==> flow/design.v <==
module Mux #(parameter N = 4)(
	input [N-1:0] A, B,
	input S,
	output [N-1:0] C
);
assign C = S? A: B;
endmodule 
module Adder #(parameter N = 4)(
    input [N-1:0] A,B,
    output [N-1:0] C
);
assign C = A+B;
endmodule
module Register #(parameter N = 10) (
	input clk, rst,
	input [N-1:0] D,
	input en,
	output logic [N-1:0] Q
);
always_ff @(posedge clk or posedge rst)
	if(rst) Q <= 10'h00;
	else if(en)
		Q <= D;
endmodule 
module Register_File(
    input  logic [3:0] A1, A2, A3,
    input  logic       clk,
    input  logic       rst,
    input  logic       WE3,
    input  logic [31:0] WD3,
    input  logic [31:0] R15,
    output logic [31:0] RD1, RD2
);
    logic [31:0] rf [14:0];   
    always_ff @(posedge clk) begin
        if (rst) begin
            for (int i = 0; i < 15; i++)
                rf[i] <= 32'h00000000;
        end else if (WE3) begin
            rf[A3] <= WD3;
        end
    end
    assign RD1 = (A1 == 4'b1111) ? R15 : rf[A1];
    assign RD2 = (A2 == 4'b1111) ? R15 : rf[A2];
endmodule
module Extender(
    input  logic [23:0] A,
    input  logic [1:0] ImmSrc,
    output logic [31:0] Out
);
 always_comb
    case(ImmSrc)
    2'b00: Out={24'b0,A[7:0]};
    2'b01: Out={20'b0,A[11:0]};
    2'b10: Out={{6{A[23]}},A[23:0],2'b00};
    default: Out=32'bx; 
    endcase
 endmodule
module ALU #(parameter N = 32)(
    input  logic [N-1:0] A,
    input  logic [N-1:0] B,
    input  logic [1:0]   ALUCtrl,
    output logic [N-1:0] Result,
    output logic [3:0]   Flags  
);
    logic [N:0] pre_Result;   
    logic [N:0] pre_Sub;      
    always_comb begin
        Result     = '0;
        pre_Result = '0;
        pre_Sub    = '0;
        Flags      = 4'b0000;
        case (ALUCtrl)
            2'b10: begin   
                Result = A & B;
            end
            2'b11: begin   
                Result = A | B;
            end
            2'b00: begin   
                pre_Result = {1'b0, A} + {1'b0, B};
                Result     = pre_Result[N-1:0];
                Flags[2]   = pre_Result[N];   
                Flags[3]   = (A[N-1] == B[N-1]) && (Result[N-1] != A[N-1]);  
            end
            2'b01: begin   
                pre_Sub    = {1'b0, A} - {1'b0, B};
                Result     = pre_Sub[N-1:0];
                Flags[2]   = pre_Sub[N];   
                Flags[3]   = (A[N-1] != B[N-1]) && (Result[N-1] != A[N-1]);  
            end
        endcase
        Flags[0] = (Result == 0);      
        Flags[1] = Result[N-1];        
    end
endmodule
module Condition_Check(
    input  logic [3:0] Flag,   
    input  logic [3:0] Cond,
    output logic       CondEx
);
logic V, C, N, Z;
assign {V, C, N, Z} = Flag;
always_comb begin
    case (Cond)
        4'b0000: CondEx = Z;                      
        4'b0001: CondEx = ~Z;                     
        4'b0010: CondEx = C;                      
        4'b0011: CondEx = ~C;                     
        4'b0100: CondEx = N;                      
        4'b0101: CondEx = ~N;                     
        4'b0110: CondEx = V;                      
        4'b0111: CondEx = ~V;                     
        4'b1000: CondEx = ~Z & C;                 
        4'b1001: CondEx = Z | ~C;                 
        4'b1010: CondEx = ~(N ^ V);               
        4'b1011: CondEx = N ^ V;                  
        4'b1100: CondEx = ~Z & ~(N ^ V);          
        4'b1101: CondEx = Z | (N ^ V);            
        4'b1110: CondEx = 1'b1;                   
        default: CondEx = 1'b0;                   
    endcase
end
endmodule
module Decoder (
	input logic [1:0] Op,
	input logic[5:0] Funct,
	input logic[3:0] Rd,
	output logic [1:0] FlagW,
	output logic PCS, RegW, MemW, MemtoReg, ALUSrc, 
	output logic [1:0] ImmSrc, RegSrc, ALUControl,
	output logic NoWrite
);
	logic Branch, ALUOP;
	PC_Logic pc_logic_inst(
		.Rd(Rd),
		.Branch(Branch), 
		.RegW(RegW),
		.PCS(PCS)
	);
	Main_Decoder main_decoder_inst(
		.Op(Op),
		.Funct(Funct),
		.Branch(Branch), 
		.RegW(RegW), 
		.MemW(MemW), 
		.MemtoReg(MemtoReg), 
		.ALUSrc(ALUSrc), 
		.ImmSrc(ImmSrc), 
		.RegSrc(RegSrc),
		.ALUOP(ALUOP)
	);
	ALU_Decoder alu_decoder_inst (
		.ALUOP(ALUOP),
		.Funct(Funct[4:0]),
		.ALUControl(ALUControl), 
		.FlagW(FlagW),
		.NoWrite(NoWrite)
	);
endmodule 
module PC_Logic (
	input logic [3:0] Rd,
	input logic Branch, RegW,
	output logic PCS
);
	assign PCS = ((Rd == 4'd15) & RegW) | Branch;
endmodule 
module Main_Decoder (
	input logic [1:0] Op,
	input logic [5:0] Funct,
	output logic Branch, RegW, MemW, MemtoReg, ALUSrc, 
	output logic [1:0] ImmSrc, RegSrc,
	output logic ALUOP
);
    always_comb begin
	     Branch = 0;
        RegW = 0;
        MemW = 0;
        MemtoReg = 0;
        ALUSrc = 0;
        ImmSrc = 2'b00;
        RegSrc = 2'b00;
        ALUOP = 0;
        case (Op)
            2'b00: begin
					 Branch = 0;
					 MemtoReg = 0;
					 MemW = 0;
					 RegW = 1;
					 ALUOP = 1;
                if (Funct[5] == 1'b0) begin
                    ALUSrc = 0;
                    RegSrc = 2'b00;
                end else begin
                    ALUSrc = 1;
                    ImmSrc = 2'b00;
                    RegSrc = 2'b00;  
                end
            end
            2'b01: begin
					 Branch = 0;
					 ALUSrc = 1;
					 ImmSrc = 2'b01;
					 ALUOP = 0;
                if (Funct[0] == 1'b0) begin
                    MemW  = 1;
                    RegW  = 0;
                    RegSrc = 2'b10;
                end else begin
						  MemtoReg = 1;
						  MemW = 0;
						  RegW = 1;
						  RegSrc = 2'b00;
                end
            end
            2'b10: begin
					 Branch = 1;
					 MemtoReg = 0;
					 MemW = 0;
					 ALUSrc = 1;
					 ImmSrc = 2'b10;
					 RegW = 0;
					 RegSrc = 2'b01;
					 ALUOP = 0;
            end
        endcase
    end
endmodule
module ALU_Decoder (
	input logic ALUOP,
	input logic [4:0] Funct,
	output logic [1:0] ALUControl, FlagW,
	output logic NoWrite
);
	always_comb begin
		 case (ALUOP)
			  1'b0: begin
					ALUControl = 2'b00;
					FlagW      = 2'b00;
					NoWrite    = 1'b0;
			  end
			  1'b1: begin
					case (Funct[4:1])
						 4'b0100: begin
							  ALUControl = 2'b00;
							  FlagW      = Funct[0] ? 2'b11 : 2'b00;
							  NoWrite    = 1'b0;
						 end
						 4'b0010: begin
							  ALUControl = 2'b01;
							  FlagW      = Funct[0] ? 2'b11 : 2'b00;
							  NoWrite    = 1'b0;
						 end
						 4'b0000: begin
							  ALUControl = 2'b10;
							  FlagW      = Funct[0] ? 2'b10 : 2'b00;
							  NoWrite    = 1'b0;
						 end
						 4'b1100: begin
							  ALUControl = 2'b11;
							  FlagW      = Funct[0] ? 2'b10 : 2'b00;
							  NoWrite    = 1'b0;
						 end
						 4'b1010: begin 
							  ALUControl = 2'b01;
							  FlagW = 2'b11;
							  NoWrite = 1'b1;
						 end
						 default: begin
							  ALUControl = 2'b00;
							  FlagW      = 2'b00;
							  NoWrite    = 1'b0;
						 end
					endcase
			  end
		 endcase
	end
endmodule 
module Control_Unit(
    input  logic [3:0] Cond,
    input  logic [1:0] Op,
    input  logic [5:0] Funct,
    input  logic [3:0] Rd,
    input  logic [3:0] Flags,
    input  logic       clk,
    input  logic       rst,
    output logic       PCSrc,
    output logic       MemtoReg,
    output logic       MemWrite,
    output logic [1:0] ALUControl,
    output logic       ALUSrc,
    output logic [1:0] ImmSrc,
    output logic       RegWrite,
    output logic [1:0] RegSrc
);
    logic       RegW;
    logic       MemW;
    logic       ALUOP;
    logic       Branch;
    logic       PCS;
    logic       CondEx;
    logic [1:0] FlagW;
    logic [3:0] ALUfLags;
	 logic NoWrite;
	Decoder decoder_inst (
		.Op(Op),
		.Funct(Funct),
		.Rd(Rd),
		.FlagW(FlagW),
		.PCS(PCS), 
		.RegW(RegW), 
		.MemW(MemW), 
		.MemtoReg(MemtoReg), 
		.ALUSrc(ALUSrc), 
		.ImmSrc(ImmSrc), 
		.RegSrc(RegSrc), 
		.ALUControl(ALUControl),
		.NoWrite(NoWrite)
	);
    Register #(2) Register_Flag1(
        .clk(clk), 
        .rst(rst),
        .D(Flags[3:2]),
        .en(FlagW[1] & CondEx),
        .Q(ALUfLags[3:2])
    );
    Register #(2) Register_Flag2(
        .clk(clk), 
        .rst(rst),
        .D(Flags[1:0]),
        .en(FlagW[0] & CondEx),
        .Q(ALUfLags[1:0])
    );
    Condition_Check inst_Condition_Check(
        .Flag(ALUfLags), 
        .Cond(Cond), 
        .CondEx(CondEx)
    );
    assign PCSrc     = PCS & CondEx & ~NoWrite;
    assign RegWrite  = RegW & CondEx;
    assign MemWrite  = MemW & CondEx;
endmodule
module CPU (
	input logic clk, rst,
	input logic [31:0] Instr,
	input logic [31:0] ReadData,
	output logic [31:0] WriteData,
	output logic MemWrite,
	output logic [31:0] PC,
	output logic [31:0] ALUResult,
	output logic [31:0] Result
);
	logic [3:0] RA1, RA2;
	logic [31:0] SrcA, SrcB;
	logic [31:0] next_PC, PCPlus4, PCPlus8;
	logic [31:0] ExtImm;
	logic PCSrc;
	logic MemtoReg;
	logic [1:0] ALUControl;
	logic ALUSrc;
	logic [1:0] ImmSrc;
	logic RegWrite;
	logic [1:0] RegSrc;
	logic [3:0] AluFlags;
	logic started;
	logic load_PC;
	always_ff @(posedge clk or posedge rst) begin
		if (rst)
			started <= 0;
		else
			started <= 1;
	end
	assign load_PC = started;
	Mux #(.N(32)) next_PC_inst (
		.A(Result),
		.B(PCPlus4),
		.S(PCSrc),
		.C(next_PC)
	);
	Register #(.N(32)) PC_Register (
		.clk(clk), 
		.rst(rst),
		.D(next_PC),
		.en(load_PC),
		.Q(PC)
	);
	Mux #(.N(4)) RA1_inst (
		.A(4'd15),
		.B(Instr[19:16]),
		.S(RegSrc[0]),
		.C(RA1)
	);
	Mux #(.N(4)) RA2_inst (
		.A(Instr[15:12]),
		.B(Instr[3:0]),
		.S(RegSrc[1]),
		.C(RA2)
	);
	Adder #(.N(32)) PCPlus4_inst (
		.A(PC),
		.B(32'd4),
		.C(PCPlus4)
	);
	Adder #(.N(32)) PCPlus8_inst (
		.A(32'd8),
		.B(PC),
		.C(PCPlus8)
	);
	Register_File Reg_file_inst (
		.A1(RA1),
		.A2(RA2),
		.A3(Instr[15:12]),
		.clk(clk),
		.rst(rst),
		.WE3(RegWrite),
		.R15(PCPlus8),
		.RD1(SrcA),
		.RD2(WriteData),
		.WD3(Result)
	);
	Extender Extender_ins (
		.A(Instr[23:0]),
		.ImmSrc(ImmSrc),
		.Out(ExtImm)
	);
	Mux #(.N(32)) ALUSrc_inst (
		.A(ExtImm),
		.B(WriteData),
		.S(ALUSrc),
		.C(SrcB)
	);
	ALU #(.N(32)) ALU_inst (
		.A(SrcA),
		.B(SrcB),
		.ALUCtrl(ALUControl),
		.Result(ALUResult),
		.Flags(AluFlags)
	);
	Mux #(.N(32)) MemToReg_inst (
		.A(ReadData),
		.B(ALUResult),
		.S(MemtoReg),
		.C(Result)
	);
	Control_Unit CU_Inst (
		.clk(clk),
		.rst(rst),
		.Cond(Instr[31:28]),
		.Op(Instr[27:26]),
		.Funct(Instr[25:20]),
		.Rd(Instr[15:12]),
		.Flags(AluFlags),
		.PCSrc(PCSrc),
		.MemtoReg(MemtoReg),
		.MemWrite(MemWrite),
		.ALUControl(ALUControl),
		.ALUSrc(ALUSrc),
		.ImmSrc(ImmSrc),
		.RegWrite(RegWrite),
		.RegSrc(RegSrc)
	);
endmodule
# Tool chain data of CPU
# Each step is given for the RTL above and for the edited RTL.
# "before" refers to lines of the RTL above, "after" to lines of the edited file.
# "change": "after" minus "before" as printed here.
# Library cell names are shortened.
# Not given: --
[design]
top = "CPU"
clk_port = "clk"
cell_library = "sky130hd"
corner = "tt_025C_1v80"

# Edit of the RTL
# Unified diff, file above to edited file.
# The edited RTL no longer does the same as the RTL above: the edit was made by script, with no optimisation intended.
# begin of diff
@@ -85,5 +85,5 @@
             end
             2'b01: begin   
-                pre_Sub    = {1'b0, A} - {1'b0, B};
+                pre_Sub    = {1'b0, A} ^ {1'b0, B};
                 Result     = pre_Sub[N-1:0];
                 Flags[2]   = pre_Sub[N];   
# end of diff

# After elaboration
# Counts by Yosys on the flattened word-level netlist (proc, flatten, opt, wreduce; memories kept). Register bits leave out memories and registers merged into their read ports (data or address). Print and check cells are left out. Cells with the same type and inputs are merged into one.
# Memory sizes are those after Yosys's memory passes, which may raise the word count (mostly to a power of two), join words into wider ones and drop unused or constant bits.
[word_totals]
columns = ["item", "before", "after", "change"]
rows = [
  ["ff_bits", 37, 37, 0],
  ["ram_bits", 512, 512, 0],
  ["n_memories", 1, 1, 0],
  ["inputBits", 66, 66, 0],
  ["output_inout_bits", 129, 129, 0],
  ["word_cells", 115, 115, 0],
]
[classes]
columns = ["item", "before", "after", "change"]
rows = [
  ["n_addsub", 4, 3, -1],
  ["equal", 32, 32, 0],
  ["muxes", 39, 39, 0],
  ["n_logic", 22, 23, 1],
  ["reduce_logical", 13, 13, 0],
]
[op_table]
columns = ["cell", "before", "after", "change"]
rows = [
  ["subtractor 32 x 32 -> 33 bit", 1, 0, -1],
  ["bitwise XOR 32 bit", 0, 1, 1],
]
# Unchanged operator kinds not shown: 33.

# Logic depth
# Longest topological path by Yosys (ltp), each cell counted once; first at word level (registers and memories cut), then after technology mapping (sequential cells cut; the memories' decode and read muxes count).
[logic_depth]
columns = ["item", "before", "after", "change"]
rows = [
  ["ltp_word", 11, 11, 0],
  ["ABC_AREA", "0", "0", "--"],
  ["depth_mapped", 30, 28, -2],
]

# Netlist
# Source: synth_stat.txt of the flow (Yosys; design flattened, memories mapped). It holds for the ABC_AREA given above (unset counts as 0); a run with the other value may have another netlist.
[mapped]
columns = ["item", "before", "after", "change"]
rows = [
  ["mapped_cells", 3558, 3331, -227],
  ["yosys_area_um2", 34682.0, 32596.3, -2085.7],
  ["ff_cells", 519, 521, 2],
]
[types]
columns = ["type", "before", "after", "change"]
rows = [
  ["nand2_1", 351, 409, 58],
  ["nor2_1", 681, 628, -53],
  ["ha_1", 107, 73, -34],
  ["inv_1", 171, 138, -33],
  ["buf_2", 53, 20, -33],
  ["a21oi_1", 137, 106, -31],
  ["buf_1", 13, 30, 17],
  ["nor3_1", 63, 48, -15],
  ["o31ai_1", 17, 3, -14],
  ["xnor2_1", 49, 36, -13],
  ["mux2i_1", 110, 98, -12],
  ["o22ai_1", 38, 27, -11],
  ["nor2b_1", 47, 37, -10],
  ["nand2b_1", 15, 5, -10],
  ["clkbuf_1", 221, 230, 9],
  ["mux4_2", 117, 108, -9],
  ["mux2_2", 62, 71, 9],
  ["a311oi_1", 13, 22, 9],
]
# Unchanged cell types not shown: 8.
# Not every row of either side is listed.
# By module: a second synthesis without flattening, with its own total; a netlist apart from the flattened one above.
[unflattened]
columns = ["item", "before", "after", "change"]
rows = [
  ["cells_unflattened", 3388, 3114, -274],
  ["hier_area_um2", 38894.8, 37124.4, -1770.4],
]
# Rows give one instance, submodules left out.
[by_module_before]
columns = ["mod", "instances", "cells", "mod_area_um2"]
rows = [
  ["Register_File", 1, 1770, 26007.4],
  ["ALU #(N=32)", 1, 812, 5341.4],
  ["Adder #(N=32)", 2, 248, 1739.2],
  ["Mux #(N=32)", 3, 36, 544.3],
  ["Register #(N=32)", 1, 69, 1348.8],
  ["Extender", 1, 45, 311.5],
  ["Condition_Check", 1, 28, 193.9],
  ["Register #(N=2)", 2, 5, 76.3],
  ["ALU_Decoder", 1, 16, 128.9],
  ["Main_Decoder", 1, 15, 118.9],
  ["Mux #(N=4)", 2, 4, 45.0],
  ["Control_Unit", 1, 5, 38.8],
  ["CPU", 1, 4, 36.3],
  ["PC_Logic", 1, 2, 15.0],
  ["Decoder", 1, 0, 0.0],
]
[by_module_after]
columns = ["mod", "instances", "cells", "mod_area_um2"]
rows = [
  ["Register_File", 1, 1770, 26008.7],
  ["ALU #(N=32)", 1, 552, 3559.7],
  ["Adder #(N=32)", 2, 241, 1744.2],
  ["Mux #(N=32)", 3, 36, 544.3],
  ["Register #(N=32)", 1, 69, 1348.8],
  ["Extender", 1, 45, 311.5],
  ["Condition_Check", 1, 28, 193.9],
  ["Register #(N=2)", 2, 5, 76.3],
  ["ALU_Decoder", 1, 16, 128.9],
  ["Main_Decoder", 1, 15, 118.9],
  ["Mux #(N=4)", 2, 4, 45.0],
  ["Control_Unit", 1, 5, 38.8],
  ["CPU", 1, 4, 36.3],
  ["PC_Logic", 1, 2, 15.0],
  ["Decoder", 1, 0, 0.0],
]

# Timing after synthesis
# Path of least setup slack by OpenSTA after synthesis, without wires, with an ideal clock, recovery checks aside; 20% of the period is set as input and as output delay. Where synthesis merged equal registers, the netlist keeps one of their names.
[synth_path]
columns = ["item", "before", "after", "change"]
rows = [
  ["path_kind", "input to output", "input to output", "--"],
  ["from", "input port Instr[27]", "input port Instr[27]", "--"],
  ["to", "output port Result[26]", "output port Result[31]", "--"],
  ["clock_period_ns", 20.0, 20.0, 0.0],
  ["input_delay_ns", 4.000, 4.000, 0.000],
  ["output_delay_ns", 4.000, 4.000, 0.000],
  ["t_first_pin_ns", 4.000, 4.000, 0.000],
  ["arrival_time_ns", 9.370, 9.649, 0.279],
  ["setup_slack_ns", 6.630, 6.351, -0.279],
  ["delay_ns", 5.370, 5.649, 0.279],
  ["driving_pins", 24, 27, 3],
  ["period_less_setup_slack_ns", 13.37, 13.649, 0.279],
]
# "delay_ns" is the arrival time less input delay plus setup time.
# At an output port there is no setup time.
# "driving_pins" counts driving pins, that of a launching flip-flop among them; a cell with two outputs on the path counts twice.
# "period_less_setup_slack_ns" = period - worst setup slack (recovery checks aside). The figure is calculated, with input and output delays left at 20% of the set period.
# The rows between start and end are the longest chain of elaborated cells between them; the timing report does not say that the signal goes this way. Where chains are equally long, one stands for them.
# A line is the first line of the expression or statement that the cell stems from. Yosys adds cells for indexed reads and writes and turns some case tables into memories.
# The chain passes a memory read, where the word-level depth is cut; so it can be longer than that depth.
[synth_between_before]
cell_sequence = "inv_1 -> ha_1 -> nand2b_1 -> buf_4 -> mux2i_2 -> mux4_2 -> mux4_2 -> a21oi_1 -> nor2_1 -> a31o_2 -> ha_1 -> fa_1 -> o21bai_1 -> and3b_1 -> nor3_1 -> a2111o_1 -> a31oi_4 -> a21boi_0 -> xnor2_1 -> a21oi_1 -> o21ai_2 -> mux2i_2 -> buf_2 -> inv_1"
elab_chain_len = 9
cone_cells = 33
[synth_rtl_before]
columns = ["item", "line_no", "text"]
rows = [
  ["start, declared", 345, "input logic [31:0] Instr,"],
  ["== test 2 bit", 184, "case (Op)"],
  ["case mux 2 bit (select 2 bit)", 184, ""],
  ["two-way mux 4 bit", 6, "assign C = S? A: B;"],
  ["memory read (16 x 32 bit)", 34, "logic [31:0] rf [14:0];"],
  ["two-way mux 32 bit", 44, "assign RD2 = (A2 == 4'b1111) ? R15 : rf[A2];"],
  ["two-way mux 32 bit", 6, ""],
  ["subtractor 32 x 32 -> 33 bit", 87, "pre_Sub    = {1'b0, A} - {1'b0, B};"],
  ["case mux 32 bit (select 4 bit)", 73, "case (ALUCtrl)"],
  ["two-way mux 32 bit", 6, ""],
  ["end, declared", 351, "output logic [31:0] Result"],
]
[synth_between_after]
cell_sequence = "inv_1 -> ha_1 -> nor2b_1 -> buf_2 -> mux2i_1 -> buf_2 -> buf_2 -> clkbuf_1 -> nand2_1 -> a311oi_1 -> a211oi_1 -> a221o_1 -> inv_1 -> a21oi_1 -> ha_1 -> buf_4 -> nand4_2 -> or3_1 -> a211o_1 -> a211oi_2 -> nor4b_1 -> a311o_1 -> o211a_1 -> o32a_1 -> mux2i_4 -> buf_6 -> inv_2"
elab_chain_len = 9
cone_cells = 33
[synth_rtl_after]
columns = ["item", "line_no", "text"]
rows = [
  ["start, declared", 345, "input logic [31:0] Instr,"],
  ["== test 2 bit", 184, "case (Op)"],
  ["case mux 2 bit (select 2 bit)", 184, ""],
  ["two-way mux 4 bit", 6, "assign C = S? A: B;"],
  ["memory read (16 x 32 bit)", 34, "logic [31:0] rf [14:0];"],
  ["two-way mux 32 bit", 44, "assign RD2 = (A2 == 4'b1111) ? R15 : rf[A2];"],
  ["two-way mux 32 bit", 6, ""],
  ["adder 32 x 32 -> 33 bit", 81, "pre_Result = {1'b0, A} + {1'b0, B};"],
  ["case mux 32 bit (select 4 bit)", 73, "case (ALUCtrl)"],
  ["two-way mux 32 bit", 6, ""],
  ["end, declared", 351, "output logic [31:0] Result"],
]

# Timing after layout
# From the final timing report of the runs of pair A: the path of least setup slack in the routed layout; clock arrival at registers is part of the times.
[layout_path]
columns = ["item", "before", "after", "change"]
rows = [
  ["path_kind", "input to output", "input to output", "--"],
  ["from", "input port Instr[27]", "input port Instr[27]", "--"],
  ["to", "output port Result[31]", "output port Result[31]", "--"],
  ["clock_period_ns", 17.2, 17.2, 0.0],
  ["input_delay_ns", 3.44, 3.44, 0.00],
  ["output_delay_ns", 3.44, 3.44, 0.00],
  ["t_first_pin_ns", 3.44, 3.44, 0.00],
  ["arrival_time_ns", 12.33, 11.18, -1.15],
  ["setup_slack_ns", 1.43, 2.58, 1.15],
  ["driving_pins", 23, 26, 3],
]
# The rows between start and end are the longest chain of elaborated cells between them; the timing report does not say that the signal goes this way. Where chains are equally long, one stands for them.
# The chain passes a memory read, where the word-level depth is cut; so it can be longer than that depth.
[layout_between_before]
cell_sequence = "clkdlybuf4s50_1 -> inv_1 -> ha_1 -> nand2b_1 -> mux2_8 -> buf_4 -> mux4_2 -> mux4_2 -> nor2_1 -> nor2_1 -> a31o_2 -> ha_1 -> nand4b_1 -> nor4_1 -> o211ai_1 -> a21oi_2 -> a21oi_1 -> nor2_1 -> mux2i_1 -> a31oi_4 -> mux2i_4 -> inv_2 -> clkdlybuf4s50_1"
elab_chain_len = 9
cone_cells = 33
[layout_rtl_before]
columns = ["item", "line_no", "text"]
rows = [
  ["start, declared", 345, "input logic [31:0] Instr,"],
  ["== test 2 bit", 184, "case (Op)"],
  ["case mux 2 bit (select 2 bit)", 184, ""],
  ["two-way mux 4 bit", 6, "assign C = S? A: B;"],
  ["memory read (16 x 32 bit)", 34, "logic [31:0] rf [14:0];"],
  ["two-way mux 32 bit", 44, "assign RD2 = (A2 == 4'b1111) ? R15 : rf[A2];"],
  ["two-way mux 32 bit", 6, ""],
  ["subtractor 32 x 32 -> 33 bit", 87, "pre_Sub    = {1'b0, A} - {1'b0, B};"],
  ["case mux 32 bit (select 4 bit)", 73, "case (ALUCtrl)"],
  ["two-way mux 32 bit", 6, ""],
  ["end, declared", 351, "output logic [31:0] Result"],
]
[layout_between_after]
cell_sequence = "clkdlybuf4s50_1 -> inv_1 -> ha_1 -> nor2b_1 -> buf_4 -> mux2_4 -> nor2_1 -> nand2_1 -> o21ai_0 -> mux4_2 -> nor2_1 -> nor2_1 -> a31o_2 -> ha_1 -> nand4_2 -> or3_1 -> a211o_1 -> a211oi_2 -> nor4b_1 -> a311o_1 -> o211a_1 -> o32a_1 -> mux2i_4 -> buf_4 -> inv_2 -> clkdlybuf4s50_1"
elab_chain_len = 9
cone_cells = 33
[layout_rtl_after]
columns = ["item", "line_no", "text"]
rows = [
  ["start, declared", 345, "input logic [31:0] Instr,"],
  ["== test 2 bit", 184, "case (Op)"],
  ["case mux 2 bit (select 2 bit)", 184, ""],
  ["two-way mux 4 bit", 6, "assign C = S? A: B;"],
  ["memory read (16 x 32 bit)", 34, "logic [31:0] rf [14:0];"],
  ["two-way mux 32 bit", 44, "assign RD2 = (A2 == 4'b1111) ? R15 : rf[A2];"],
  ["two-way mux 32 bit", 6, ""],
  ["adder 32 x 32 -> 33 bit", 81, "pre_Result = {1'b0, A} + {1'b0, B};"],
  ["case mux 32 bit (select 4 bit)", 73, "case (ALUCtrl)"],
  ["two-way mux 32 bit", 6, ""],
  ["end, declared", 351, "output logic [31:0] Result"],
]

# Layout results
# Both versions went through the flow (Yosys, OpenROAD) with the same settings in each pair. Constraints: input delay and output delay 20% of the set period each, output load 0.01 pF.
[flow_settings_pair_A]
CORE_UTILIZATION = 40
period_ns = 17.2
CAP_MARGIN = 20
CORE_MARGIN = 2
SLEW_MARGIN = 20
[results_pair_A]
columns = ["item", "before", "after", "change"]
rows = [
  ["synthesis_area_um2", 34682.0, 32596.3, -2085.7],
  ["final_die_area_um2", 89075.4, 83790.0, -5285.4],
  ["final_cell_area_um2", 39561.7, 37656.1, -1905.6],
  ["finish.utilization_pct", 46.2, 46.8, 0.6],
  ["setup_worst_slack_ns", 1.430, 2.580, 1.150],
  ["fin_tns_ns", 0.000, 0.000, 0.000],
  ["total_power_uw", 4908, 4664, -244],
]
[flow_settings_pair_B]
ABC_AREA = 0
CAP_MARGIN = 40
CELL_PAD_IN_SITES_DETAIL_PLACEMENT = 0
CELL_PAD_IN_SITES_GLOBAL_PLACEMENT = 1
CORE_UTILIZATION = 54
CTS_CLUSTER_DIAMETER = 398
CTS_CLUSTER_SIZE = 73
PLACE_DENSITY_LB_ADDON = 0.2
SETUP_SLACK_MARGIN = 2.45
SLEW_MARGIN = 40
TNS_END_PERCENT = 15
period_ns = 28.8
CORE_MARGIN = 2
[results_pair_B]
columns = ["item", "before", "after", "change"]
rows = [
  ["synthesis_area_um2", 34682.0, 32596.3, -2085.7],
  ["final_die_area_um2", 66270.2, 62345.1, -3925.1],
  ["final_cell_area_um2", 37775.0, 35854.4, -1920.6],
  ["finish.utilization_pct", 59.7, 59.7, 0.0],
  ["setup_worst_slack_ns", 8.416, 9.010, 0.594],
  ["fin_tns_ns", 0.000, 0.000, 0.000],
  ["total_power_uw", 2479, 2331, -148],
]
# "total_power_uw" is the tool's figure for a default switching activity; nothing was simulated.
